==> flow/design.v <==
module fa(
    input a,
    input b,
    input cin,
    output s,
    output cout
);
    assign s = a ^ b  ^ cin;
    assign cout = (a & b) ^ (cin & (a ^ b));
endmodule
module ha(
    input a,
    input b,
    output s,
    output cout
);
    assign s = a ^ b;
    assign cout = a & b;
endmodule
module basic_unit_ha_and(
    input in_x,
    input in_a,
    input in_b,
    output s,
    output cout
);
    wire in_y;
    assign in_y = in_a & in_b;
    assign s = in_x ^ in_y;
    assign cout = in_x & in_y;
endmodule
module basic_unit_fa_and(
    input in_x,
    input in_a,
    input in_b,
    input cin,
    output s,
    output cout
);
    wire in_y;
    assign in_y = in_a & in_b;
    assign s = in_x ^ in_y ^ cin;
    assign cout = (in_x & in_y) ^ (cin & (in_x ^ in_y));
endmodule
module adder_16bit(
    input   [15:0] a,
    input   [15:0] b,
    output  [15:0] out
);
    wire [15:0] s;
    wire [15:0] cout;
    ha i_ha_0 (.a(a[0]), .b(b[0]), .s(s[0]), .cout(cout[0]));
    generate 
        genvar i_adder;
        for(i_adder=1; i_adder<16; i_adder=i_adder+1) begin: adder_for_bits
            fa i_fa (.a(a[i_adder]), .b(b[i_adder]), .cin(cout[i_adder-1]), .s(s[i_adder]), .cout(cout[i_adder]));
        end
    endgenerate
    assign out[15:0] = s[15:0];
endmodule
module lut(
    input [3:0] index,
    output reg [15:0] ei_radian,
    output reg [15:0] tanei
);
    always@(*)
    begin
        case(index)
        4'b0000: begin
            ei_radian = 16'b0000000000000000;
            tanei = 16'h0000;
        end
        4'b0001: begin
            ei_radian = 16'b0110010010000111;
            tanei = 16'h8000;
        end
        4'b0010: begin
            ei_radian = 16'b0011101101011000;
            tanei = 16'h4000;
        end
        4'b0011: begin
            ei_radian = 16'b0001111101011011;
            tanei = 16'h2000;
        end
        4'b0100: begin
            ei_radian = 16'b0000111111101010;
            tanei = 16'h1000;
        end
        4'b0101: begin
            ei_radian = 16'b0000011111111101;
            tanei = 16'h0800;
        end
        4'b0110: begin
            ei_radian = 16'b0000001111111111;
            tanei = 16'h0400;
        end
        4'b0111: begin
            ei_radian = 16'b0000000111111111;
            tanei = 16'h0200;
        end
        4'b1000: begin
            ei_radian = 16'b0000000011111111;
            tanei = 16'h0100;
        end
        4'b1001: begin
            ei_radian = 16'b0000000001111111;
            tanei = 16'h0080;
        end
        4'b1010: begin
            ei_radian = 16'b0000000000111111;
            tanei = 16'h0040;
        end
        4'b1011: begin
            ei_radian = 16'b0000000000011111;
            tanei = 16'h0020;
        end
        4'b1100: begin
            ei_radian = 16'b0000000000001111;
            tanei = 16'h0010;
        end
        4'b1101: begin
            ei_radian = 16'b0000000000000111;
            tanei = 16'h0008;
        end
        4'b1110: begin
            ei_radian = 16'b0000000000000011;
            tanei = 16'h0004;
        end
        4'b1110: begin
            ei_radian = 16'b0000000000000001;
            tanei = 16'h0002;
        end
        default: begin
            ei_radian = 16'b0000000000000000;
            tanei = 16'h0000;
        end
        endcase
    end
endmodule
module add_or_sub_unit(
    input neg,
    input [15:0] ei_radian,
    input [15:0] inner_angle,
    output [15:0] new_inner_angle
);
    wire [15:0] signed_ei_radian;
    assign signed_ei_radian = neg ? {{~{ei_radian}+1}} : ei_radian;
    adder_16bit i_adder_16b_0 (.a(signed_ei_radian), .b(inner_angle), .out(new_inner_angle));
endmodule
module unsigned_unit_first_line(
    input [15:0] in_a,
    input  in_b,
    output [15:0] s
);
    generate
        genvar i_and;
        for(i_and=0;i_and<16;i_and=i_and+1) begin: unsigned_unit_second_line_generate
            assign s[i_and] = in_a[i_and] & in_b;
        end
    endgenerate
endmodule
module unsigned_unit_second_line(
    input [15:0] in_x,
    input [15:0] in_a,
    input  in_b,
    output [15:0] s,
    output [15:0] cout
);
    generate
        genvar i_buh;
        for(i_buh=0;i_buh<16;i_buh=i_buh+1) begin: unsigned_unit_second_line_generate
            basic_unit_ha_and   i_buha  (.in_x(in_x[i_buh]), .in_a(in_a[i_buh]), .in_b(in_b), .s(s[i_buh]), .cout(cout[i_buh]));
        end
    endgenerate
endmodule
module unsigned_unit_line(
    input [15:0] in_x,
    input [15:0] in_a,
    input  in_b,
    input [15:0] cin,
    output [15:0] s,
    output [15:0] cout
);
    generate
        genvar i_buf;
        for(i_buf=0;i_buf<16;i_buf=i_buf+1) begin: unsigned_unit_second_line_generate
            basic_unit_fa_and   i_bufa  (.in_x(in_x[i_buf]), .in_a(in_a[i_buf]), .in_b(in_b), .cin(cin[i_buf]), .s(s[i_buf]), .cout(cout[i_buf]));
        end
    endgenerate
endmodule
module multiply_and_add_unit(
    input [15:0] in,
    input [15:0] a,
    input [15:0] b,
    input neg,
    output [15:0] out
);
    wire [15:0] s_line [15:0];
    wire [15:0] cout_line [15:1];
    unsigned_unit_first_line    i_bul_0 (.in_a(a), .in_b(b[0]), .s(s_line[0]));
    unsigned_unit_second_line   i_bul_1 (.in_x({1'b0, s_line[0][15:1]}), .in_a(a), .in_b(b[1]), .s(s_line[1]), .cout(cout_line[1]));
    unsigned_unit_line          i_bul_2 (.in_x({1'b0, s_line[1][15:1]}), .in_a(a), .in_b(b[2]), .cin(cout_line[1]), .s(s_line[2]), .cout(cout_line[2]));
    generate
        genvar i_bul_mac;
        for(i_bul_mac=2;i_bul_mac<16;i_bul_mac=i_bul_mac+1) begin: unsigned_unit_line_generate
            unsigned_unit_line  i_bul_mac_unit (.in_x({1'b0, s_line[i_bul_mac-1][15:1]}), .in_a(a), .in_b(b[i_bul_mac]), .cin(cout_line[i_bul_mac-1]), .s(s_line[i_bul_mac]), .cout(cout_line[i_bul_mac]));
        end
    endgenerate
    wire [31:0] product_32b;
    generate
        genvar i_s;
        for(i_s=0;i_s<16;i_s=i_s+1) begin: unsigned_output_low_generate
            assign product_32b[i_s] = s_line[i_s][0];
        end
    endgenerate
    adder_16bit i_adder_16b_0 (.a({s_line[15][15:0]}), .b(cout_line[15]), .out(product_32b[31:16]));
    wire [15:0] pos_or_neg;
    assign pos_or_neg = neg ? {{~{product_32b[31:16]}+1}} : {product_32b[31:16]};
    adder_16bit i_adder_16b_1 (.a(in), .b(pos_or_neg), .out(out));
endmodule
module cordic (
    input clk,
    input rst_n,
    input start,
    input [15:0] angle,
    output reg [15:0] cos,
    output reg [15:0] sin
);
    reg [15:0] sampled_angle;
    reg [15:0] inner_angle;
    reg working;
    reg [3:0] state;
    wire [15:0] ei_radian;
    wire [15:0] tanei;
    wire [15:0] new_inner_angle;
    wire [15:0] new_sin;
    wire [15:0] new_cos;
    wire neg;
    always@(posedge clk or negedge rst_n) begin
        if (!rst_n == 1'b1) begin
            sampled_angle <= 16'b0;
        end
        else begin
            if (start == 1'b1) begin
                sampled_angle <= angle;
            end
            else begin
                sampled_angle <= sampled_angle;
            end
        end
    end
    always@(posedge clk or negedge rst_n) begin
        if (!rst_n == 1'b1) begin
            inner_angle <= 16'b0;
        end
        else begin
            if (start == 1'b1) begin
                inner_angle <= 16'b0;
            end
            else begin
                inner_angle <= new_inner_angle;
            end
        end
    end
    always@(posedge clk or negedge rst_n) begin
        if (!rst_n == 1'b1) begin
            working <= 1'b0;
        end
        else begin
            if (start == 1'b1) begin
                working <= 1'b1;
            end
            else begin
                if (state == 4'b1111) begin
                    working <= 1'b0;
                end
                else begin
                    working <= working;
                end
            end
        end
    end
    always@(posedge clk or negedge rst_n) begin
        if (!rst_n == 1'b1) begin
            state <= 4'b0;
        end
        else begin
            if (start == 1'b1) begin
                state <= 4'b0;
            end
            else begin
                if (working == 1'b0) begin
                    state <= 4'b0;
                end
                else begin
                    state <= state + 1;
                end
            end
        end
    end
    always@(posedge clk or negedge rst_n) begin
        if (!rst_n == 1'b1) begin
            sin <= 16'b0;
        end
        else begin
            if (start == 1'b1) begin
                sin <= 16'b0;
            end
            else begin
                if (working == 1'b0) begin
                    sin <= sin;
                end
                else begin
                    sin <= new_sin;
                end
            end
        end
    end
    always@(posedge clk or negedge rst_n) begin
        if (!rst_n == 1'b1) begin
            cos <= 16'b0;
        end
        else begin
            if (start == 1'b1) begin
                cos <= 16'b0100110110111010;
            end
            else begin
                if (working == 1'b0) begin
                    cos <= cos;
                end
                else begin
                    cos <= new_cos;
                end
            end
        end
    end
    lut i_lut_0 (.index(state), .ei_radian(ei_radian),  .tanei(tanei));
    assign neg = (inner_angle <= sampled_angle) ? 0 : 1;
    add_or_sub_unit i_aoru (.neg(neg), .ei_radian(ei_radian), .inner_angle(inner_angle), .new_inner_angle(new_inner_angle));
    multiply_and_add_unit i_mac_cos (.in(cos), .a(tanei), .b(sin), .neg(~neg), .out(new_cos));
    multiply_and_add_unit i_mac_sin (.in(sin), .a(tanei), .b(cos), .neg(neg), .out(new_sin));
endmodule
* Step by step through the tools: cordic *
Tool output for the design above before and after an edit, in the order of the flow.
Lines under "unedited" count in the file above, lines under "edited" in the edited file.
"difference" is "edited" less "unedited", of the values as shown; "rel. change" is that difference over "unedited", in percent.
Operators: Yosys type, input widths -> output width; for muxes data width and select width s.
Cell names lack the library's common part.
Not given: -

inputs
  top module = cordic
  clock input = clk
  standard-cell library = sky130hd
  library corner = tt_025C_1v80

* Edit of the RTL *
Unified diff, file above to edited file.
The edited RTL no longer does the same as the RTL above: the edit was made by script, with no optimisation intended.

begin of diff
@@ -61,5 +61,5 @@
 module lut(
     input [3:0] index,
-    output reg [15:0] ei_radian,
+    output reg [7:0] ei_radian,
     output reg [15:0] tanei
 );
end of diff

* After elaboration *
Counts by Yosys on the flattened word-level netlist (proc, flatten, opt, wreduce; memories kept). Register bits leave out memories and registers merged into their read ports (data or address). Print and check cells are left out.
Memory sizes are those after Yosys's memory passes, which may raise the word count (mostly to a power of two), join words into wider ones and drop unused or constant bits.

bit counts
  what                             unedited  edited  difference  rel. change (%)
  memory bits (read-only)          464       352     -112        -24.14
  register bits after elaboration  69        69      0           0.00
  word-level cells                 3041      3041    0           0.00
  memory cells                     1         1       0           0.00
  input bits                       19        19      0           0.00

operators by class
  what                       unedited  edited  difference  rel. change (%)
  bitwise operators          3013      3013    0           0.00
  add/subtract/negate cells  4         4       0           0.00
  $lt $le $gt $ge            1         1       0           0.00
  equal/unequal tests        1         1       0           0.00
  mux-type cells             13        13      0           0.00
  reduce/logical cells       2         2       0           0.00

memory list
  what                                          unedited     edited
  shape (words x width / read and write ports)  16x29 r1 w0  16x22 r1 w0

operators by type and width
  cell                   unedited  edited  difference  rel. change (%)
  $not 16->16            3         2       -1          -33.33
  $not 8->16             0         1       +1          -
  $xor 1x1->1            1485      1485    0           0.00
  $and 1x1->1            1463      1463    0           0.00
  $and 1x1->1 const A    62        62      0           0.00
  $mux 16                8         8       0           0.00
  $add 16x1->16 const B  3         3       0           0.00
  $mux 1                 3         3       0           0.00
  $mux 4                 2         2       0           0.00
  $reduce_bool 2->1      2         2       0           0.00
  $add 4x1->4 const B    1         1       0           0.00
  $eq 4x4->1 const B     1         1       0           0.00
  $le 16x16->1           1         1       0           0.00

* Depth *
Longest topological path by Yosys (ltp), each cell counted once; first at word level (registers and memories cut), then after technology mapping (sequential cells cut; the memories' decode and read muxes count).

logic depth
  what                          unedited  edited  difference  rel. change (%)
  depth in word-level cells     96        96      0           0.00
  ABC_AREA                      0         0       -           -
  mapped depth                  57        57      0           0.00
  depth with buffers taken out  54        56      +2          +3.70

* After synthesis *
Yosys stat after the flow's synthesis: flattened, memories mapped to cells. It holds for the ABC_AREA given above (unset counts as 0); a run with the other value may have another netlist.

cell types
  cell type  unedited  edited  difference  rel. change (%)
  and3_1     233       173     -60         -25.75
  and2_1     125       165     +40         +32.00
  nor3_1     5         19      +14         +280.00
  nand2_1    150       139     -11         -7.33
  nor2_1     63        74      +11         +17.46
  clkbuf_1   121       112     -9          -7.44
  inv_1      201       209     +8          +3.98
  nor4_1     2         10      +8          +400.00
  xor2_1     27        20      -7          -25.93
  o21ai_0    40        34      -6          -15.00
  nor2b_1    21        17      -4          -19.05
  nand4_1    4         8       +4          +100.00
  or2_2      1         5       +4          +400.00
  buf_4      32        35      +3          +9.38
  o21a_1     8         5       -3          -37.50
  and4_1     5         2       -3          -60.00
  a31oi_1    4         1       -3          -75.00
  mux2i_1    26        24      -2          -7.69

Not every row of either side is listed.

mapped netlist
  what                            unedited   edited     difference  rel. change (%)
  mapped area (mm²)               0.0174805  0.0173754  -0.0001051  -0.60
  flip-flops                      69         69         0           0.00
  area of sequential cells (mm²)  0.0017267  0.0017267  0.0000000   0.00
  standard cells after synthesis  1772       1759       -13         -0.73

* Path before layout *
Source: OpenSTA report_checks on the synthesized netlist (no wires, ideal clock, input and output delay 20% of the period each), path of least setup slack; recovery checks are left aside. Register names are those of the netlist, which keeps one name where synthesis merged equal registers.

timing post-synthesis
  what                                 unedited           edited             difference  rel. change (%)
  path kind                            reg-to-reg         reg-to-reg         -           -
  from                                 register state[1]  register state[1]  -           -
  to                                   register sin[15]   register sin[15]   -           -
  path delay (ps)                      15413              15562              +149        +0.97
  setup slack (ps)                     587                439                -148        -
  time at the first pin (ps)           0                  0                  0           -
  data arrival time (ps)               15288              15437              +149        +0.97
  driving pins on the path             46                 50                 +4          +8.70
  clock period (ps)                    16000              16000              0           0.00
  path buffers                         3                  2                  -1          -33.33
  period reached after synthesis (ps)  15413              15561              +148        +0.96

"path delay" is the arrival time less input delay plus setup time.
"driving pins on the path": output pins that drive a net of the path, with the launching flip-flop's if there is one; two outputs of one cell count as two.
"period reached after synthesis" = period - worst setup slack (recovery checks aside). The figure is calculated, with input and output delays left at 20% of the set period.
Between the ends stands the longest chain of elaborated cells between them, by number of cells; it is not shown to be the way that was timed. Of several equally long chains one is given.
Each line given opens the expression or statement behind the cell; cells for indexed reads and writes are added by Yosys, which also makes memories of some case tables.
The chain passes a memory read, where the word-level depth is cut; so it can be longer than that depth.
A register here has more assigning lines than the two given.

on the way, post-synthesis, unedited
  cells stage by stage = dfrtp_1 > clkbuf_1 > inv_1 > ha_1 > clkbuf_1 > clkbuf_1 > and3_1 > ha_1 > fa_1 > fa_1 > fa_1 > fa_1 > fa_1 > fa_1 > fa_1 > fa_1 > fa_1 > fa_1 > [... 10 more ...] > fa_1 > fa_1 > fa_1 > fa_1 > fa_1 > fa_1 > fa_1 > fa_1 > fa_1 > inv_1 > fa_1 > inv_1 > fa_1 > xor2_1 > xnor2_1 > or3_1 > a21oi_1 > mux2_2
  length of the longest elaborated chain = 69
  elaborated cells on any way between the ends = 1427

RTL lines, path post-synthesis, unedited
  what                RTL line  source
  start: declaration  232       reg [3:0] state;
  start: assignment   285       state <= 4'b0;
  start: assignment   296       state <= state + 1;
  $mem_v2 16x29       68        case(index)
  $and 1x1->1         158       assign s[i_and] = in_a[i_and] & in_b;
  $xor 1x1->1         29        assign s = in_x ^ in_y;
  $xor 1x1->1         43        assign cout = (in_x & in_y) ^ (cin & (in_x ^ in_y));
  $and 1x1->1         43
  $xor 1x1->1         43
  $and 1x1->1         43
  [... 54 more ...]   -
  $xor 1x1->1         8         assign s = a ^ b  ^ cin;
  $not 16->16         218
  $add 16x1->16       218
  $mux 16             218
  $xor 1x1->1 x2      8
  $mux 16             310       if (working == 1'b0) begin
  $mux 16             306       if (start == 1'b1) begin
  end: assignment     311       sin <= sin;
  end: assignment     314       sin <= new_sin;
  end: declaration    227       output reg [15:0] sin

on the way, post-synthesis, edited
  cells stage by stage = dfrtp_1 > inv_1 > ha_1 > buf_4 > nor3b_1 > clkbuf_1 > and2_1 > ha_1 > fa_1 > fa_1 > fa_1 > fa_1 > fa_1 > fa_1 > fa_1 > fa_1 > fa_1 > fa_1 > [... 14 more ...] > nor2_1 > xor2_1 > fa_1 > fa_1 > fa_1 > fa_1 > fa_1 > fa_1 > fa_1 > inv_1 > fa_1 > inv_1 > fa_1 > xnor2_1 > and3_1 > or3_1 > o31ai_1 > mux2_2
  length of the longest elaborated chain = 69
  elaborated cells on any way between the ends = 1427

RTL lines, path post-synthesis, edited
  what                RTL line  source
  start: declaration  232       reg [3:0] state;
  start: assignment   285       state <= 4'b0;
  start: assignment   296       state <= state + 1;
  $mem_v2 16x22       68        case(index)
  $and 1x1->1         158       assign s[i_and] = in_a[i_and] & in_b;
  $xor 1x1->1         29        assign s = in_x ^ in_y;
  $xor 1x1->1         43        assign cout = (in_x & in_y) ^ (cin & (in_x ^ in_y));
  $and 1x1->1         43
  $xor 1x1->1         43
  $and 1x1->1         43
  [... 54 more ...]   -
  $xor 1x1->1         8         assign s = a ^ b  ^ cin;
  $not 16->16         218
  $add 16x1->16       218
  $mux 16             218
  $xor 1x1->1 x2      8
  $mux 16             310       if (working == 1'b0) begin
  $mux 16             306       if (start == 1'b1) begin
  end: assignment     311       sin <= sin;
  end: assignment     314       sin <= new_sin;
  end: declaration    227       output reg [15:0] sin

* Path in the finished layout *
From the final timing report of the runs of set A: the path of least setup slack in the routed layout; clock arrival at registers is part of the times.
The path's times are printed in steps of 10 ps; the period is the one set.

timing post-layout
  what                        unedited           edited             difference  rel. change (%)
  path kind                   reg-to-reg         reg-to-reg         -           -
  from                        register state[0]  register state[1]  -           -
  to                          register sin[15]   register cos[15]   -           -
  setup slack (ps)            390                370                -20         -
  clock period (ps)           15500              15500              0           0.00
  data arrival time (ps)      15350              15400              +50         +0.33
  path buffers                0                  3                  +3          -
  driving pins on the path    44                 50                 +6          +13.64
  time at the first pin (ps)  350                350                0           0.00

Between the ends stands the longest chain of elaborated cells between them, by number of cells; it is not shown to be the way that was timed. Of several equally long chains one is given.
The chain passes a memory read, where the word-level depth is cut; so it can be longer than that depth.
A register here has more assigning lines than the two given.

on the way, post-layout, unedited
  cells stage by stage = dfrtp_1 > ha_1 > ha_1 > nor2b_2 > and2_1 > ha_1 > fa_2 > fa_1 > fa_2 > fa_1 > fa_2 > fa_1 > fa_1 > fa_1 > fa_2 > fa_2 > fa_1 > fa_1 > [... 8 more ...] > fa_1 > fa_2 > fa_2 > fa_2 > fa_1 > fa_1 > fa_1 > fa_1 > fa_1 > inv_1 > fa_1 > inv_1 > fa_1 > xor2_1 > xnor2_1 > or3_1 > a21oi_2 > mux2_2
  length of the longest elaborated chain = 69
  elaborated cells on any way between the ends = 1427

RTL lines, path post-layout, unedited
  what                RTL line  source
  start: declaration  232       reg [3:0] state;
  start: assignment   285       state <= 4'b0;
  start: assignment   296       state <= state + 1;
  $mem_v2 16x29       68        case(index)
  $and 1x1->1         158       assign s[i_and] = in_a[i_and] & in_b;
  $xor 1x1->1         29        assign s = in_x ^ in_y;
  $xor 1x1->1         43        assign cout = (in_x & in_y) ^ (cin & (in_x ^ in_y));
  $and 1x1->1         43
  $xor 1x1->1         43
  $and 1x1->1         43
  [... 54 more ...]   -
  $xor 1x1->1         8         assign s = a ^ b  ^ cin;
  $not 16->16         218
  $add 16x1->16       218
  $mux 16             218
  $xor 1x1->1 x2      8
  $mux 16             310       if (working == 1'b0) begin
  $mux 16             306       if (start == 1'b1) begin
  end: assignment     311       sin <= sin;
  end: assignment     314       sin <= new_sin;
  end: declaration    227       output reg [15:0] sin

on the way, post-layout, edited
  cells stage by stage = dfrtp_1 > buf_4 > ha_2 > nor3b_4 > buf_6 > buf_6 > and2_1 > ha_1 > fa_2 > fa_1 > fa_2 > fa_1 > fa_2 > fa_1 > fa_2 > fa_2 > fa_1 > fa_1 > [... 14 more ...] > xor2_4 > fa_2 > fa_1 > inv_1 > fa_1 > inv_1 > fa_1 > fa_1 > inv_1 > fa_1 > inv_1 > fa_1 > fa_2 > xnor2_2 > xnor2_1 > a21oi_1 > or4_1 > a21oi_1
  length of the longest elaborated chain = 69
  elaborated cells on any way between the ends = 1427

RTL lines, path post-layout, edited
  what                RTL line  source
  start: declaration  232       reg [3:0] state;
  start: assignment   285       state <= 4'b0;
  start: assignment   296       state <= state + 1;
  $mem_v2 16x22       68        case(index)
  $and 1x1->1         158       assign s[i_and] = in_a[i_and] & in_b;
  $xor 1x1->1         29        assign s = in_x ^ in_y;
  $xor 1x1->1         43        assign cout = (in_x & in_y) ^ (cin & (in_x ^ in_y));
  $and 1x1->1         43
  $xor 1x1->1         43
  $and 1x1->1         43
  [... 54 more ...]   -
  $xor 1x1->1         8         assign s = a ^ b  ^ cin;
  $not 16->16         218
  $add 16x1->16       218
  $mux 16             218
  $xor 1x1->1 x2      8
  $mux 16             328       if (working == 1'b0) begin
  $mux 16             324       if (start == 1'b1) begin
  end: assignment     329       cos <= cos;
  end: assignment     332       cos <= new_cos;
  end: declaration    226       output reg [15:0] cos,

* Layout results *
Runs of the flow (Yosys, OpenROAD) on both versions; the two runs of a pair have the same settings. The constraints put input and output delay at 20% of the set period each and load the outputs with 0.01 pF.

settings, set A
  CORE_UTILIZATION = 40
  period_ns = 15.5
  CAP_MARGIN = 20
  CORE_MARGIN = 2
  SLEW_MARGIN = 20

final reports, set A
  what                                   unedited   edited     difference  rel. change (%)
  setup slack of the critical path (ps)  392        369        -23         -
  total power of the final layout (mW)   1.968      1.910      -0.058      -2.95
  utilization after layout               0.44       0.446      +0.006      -
  total die area (mm²)                   0.0453903  0.0451223  -0.0002680  -0.59
  synthesis area (mm²)                   0.0174805  0.0173754  -0.0001051  -0.60

settings, set B
  CORE_ASPECT_RATIO = 0.61
  CORE_UTILIZATION = 72
  CTS_CLUSTER_SIZE = 89
  SETUP_SLACK_MARGIN = 2.6
  period_ns = 15.5
  CAP_MARGIN = 20
  CORE_MARGIN = 2
  SLEW_MARGIN = 20

final reports, set B
  what                                   unedited   edited     difference  rel. change (%)
  setup slack of the critical path (ps)  708        616        -92         -
  total power of the final layout (mW)   2.151      2.001      -0.150      -6.97
  utilization after layout               0.818      0.807      -0.011      -
  total die area (mm²)                   0.0255789  0.0254295  -0.0001494  -0.58
  synthesis area (mm²)                   0.0174805  0.0173754  -0.0001051  -0.60

"total power of the final layout" rests on the timing tool's default activity at the inputs, not on a simulated workload.
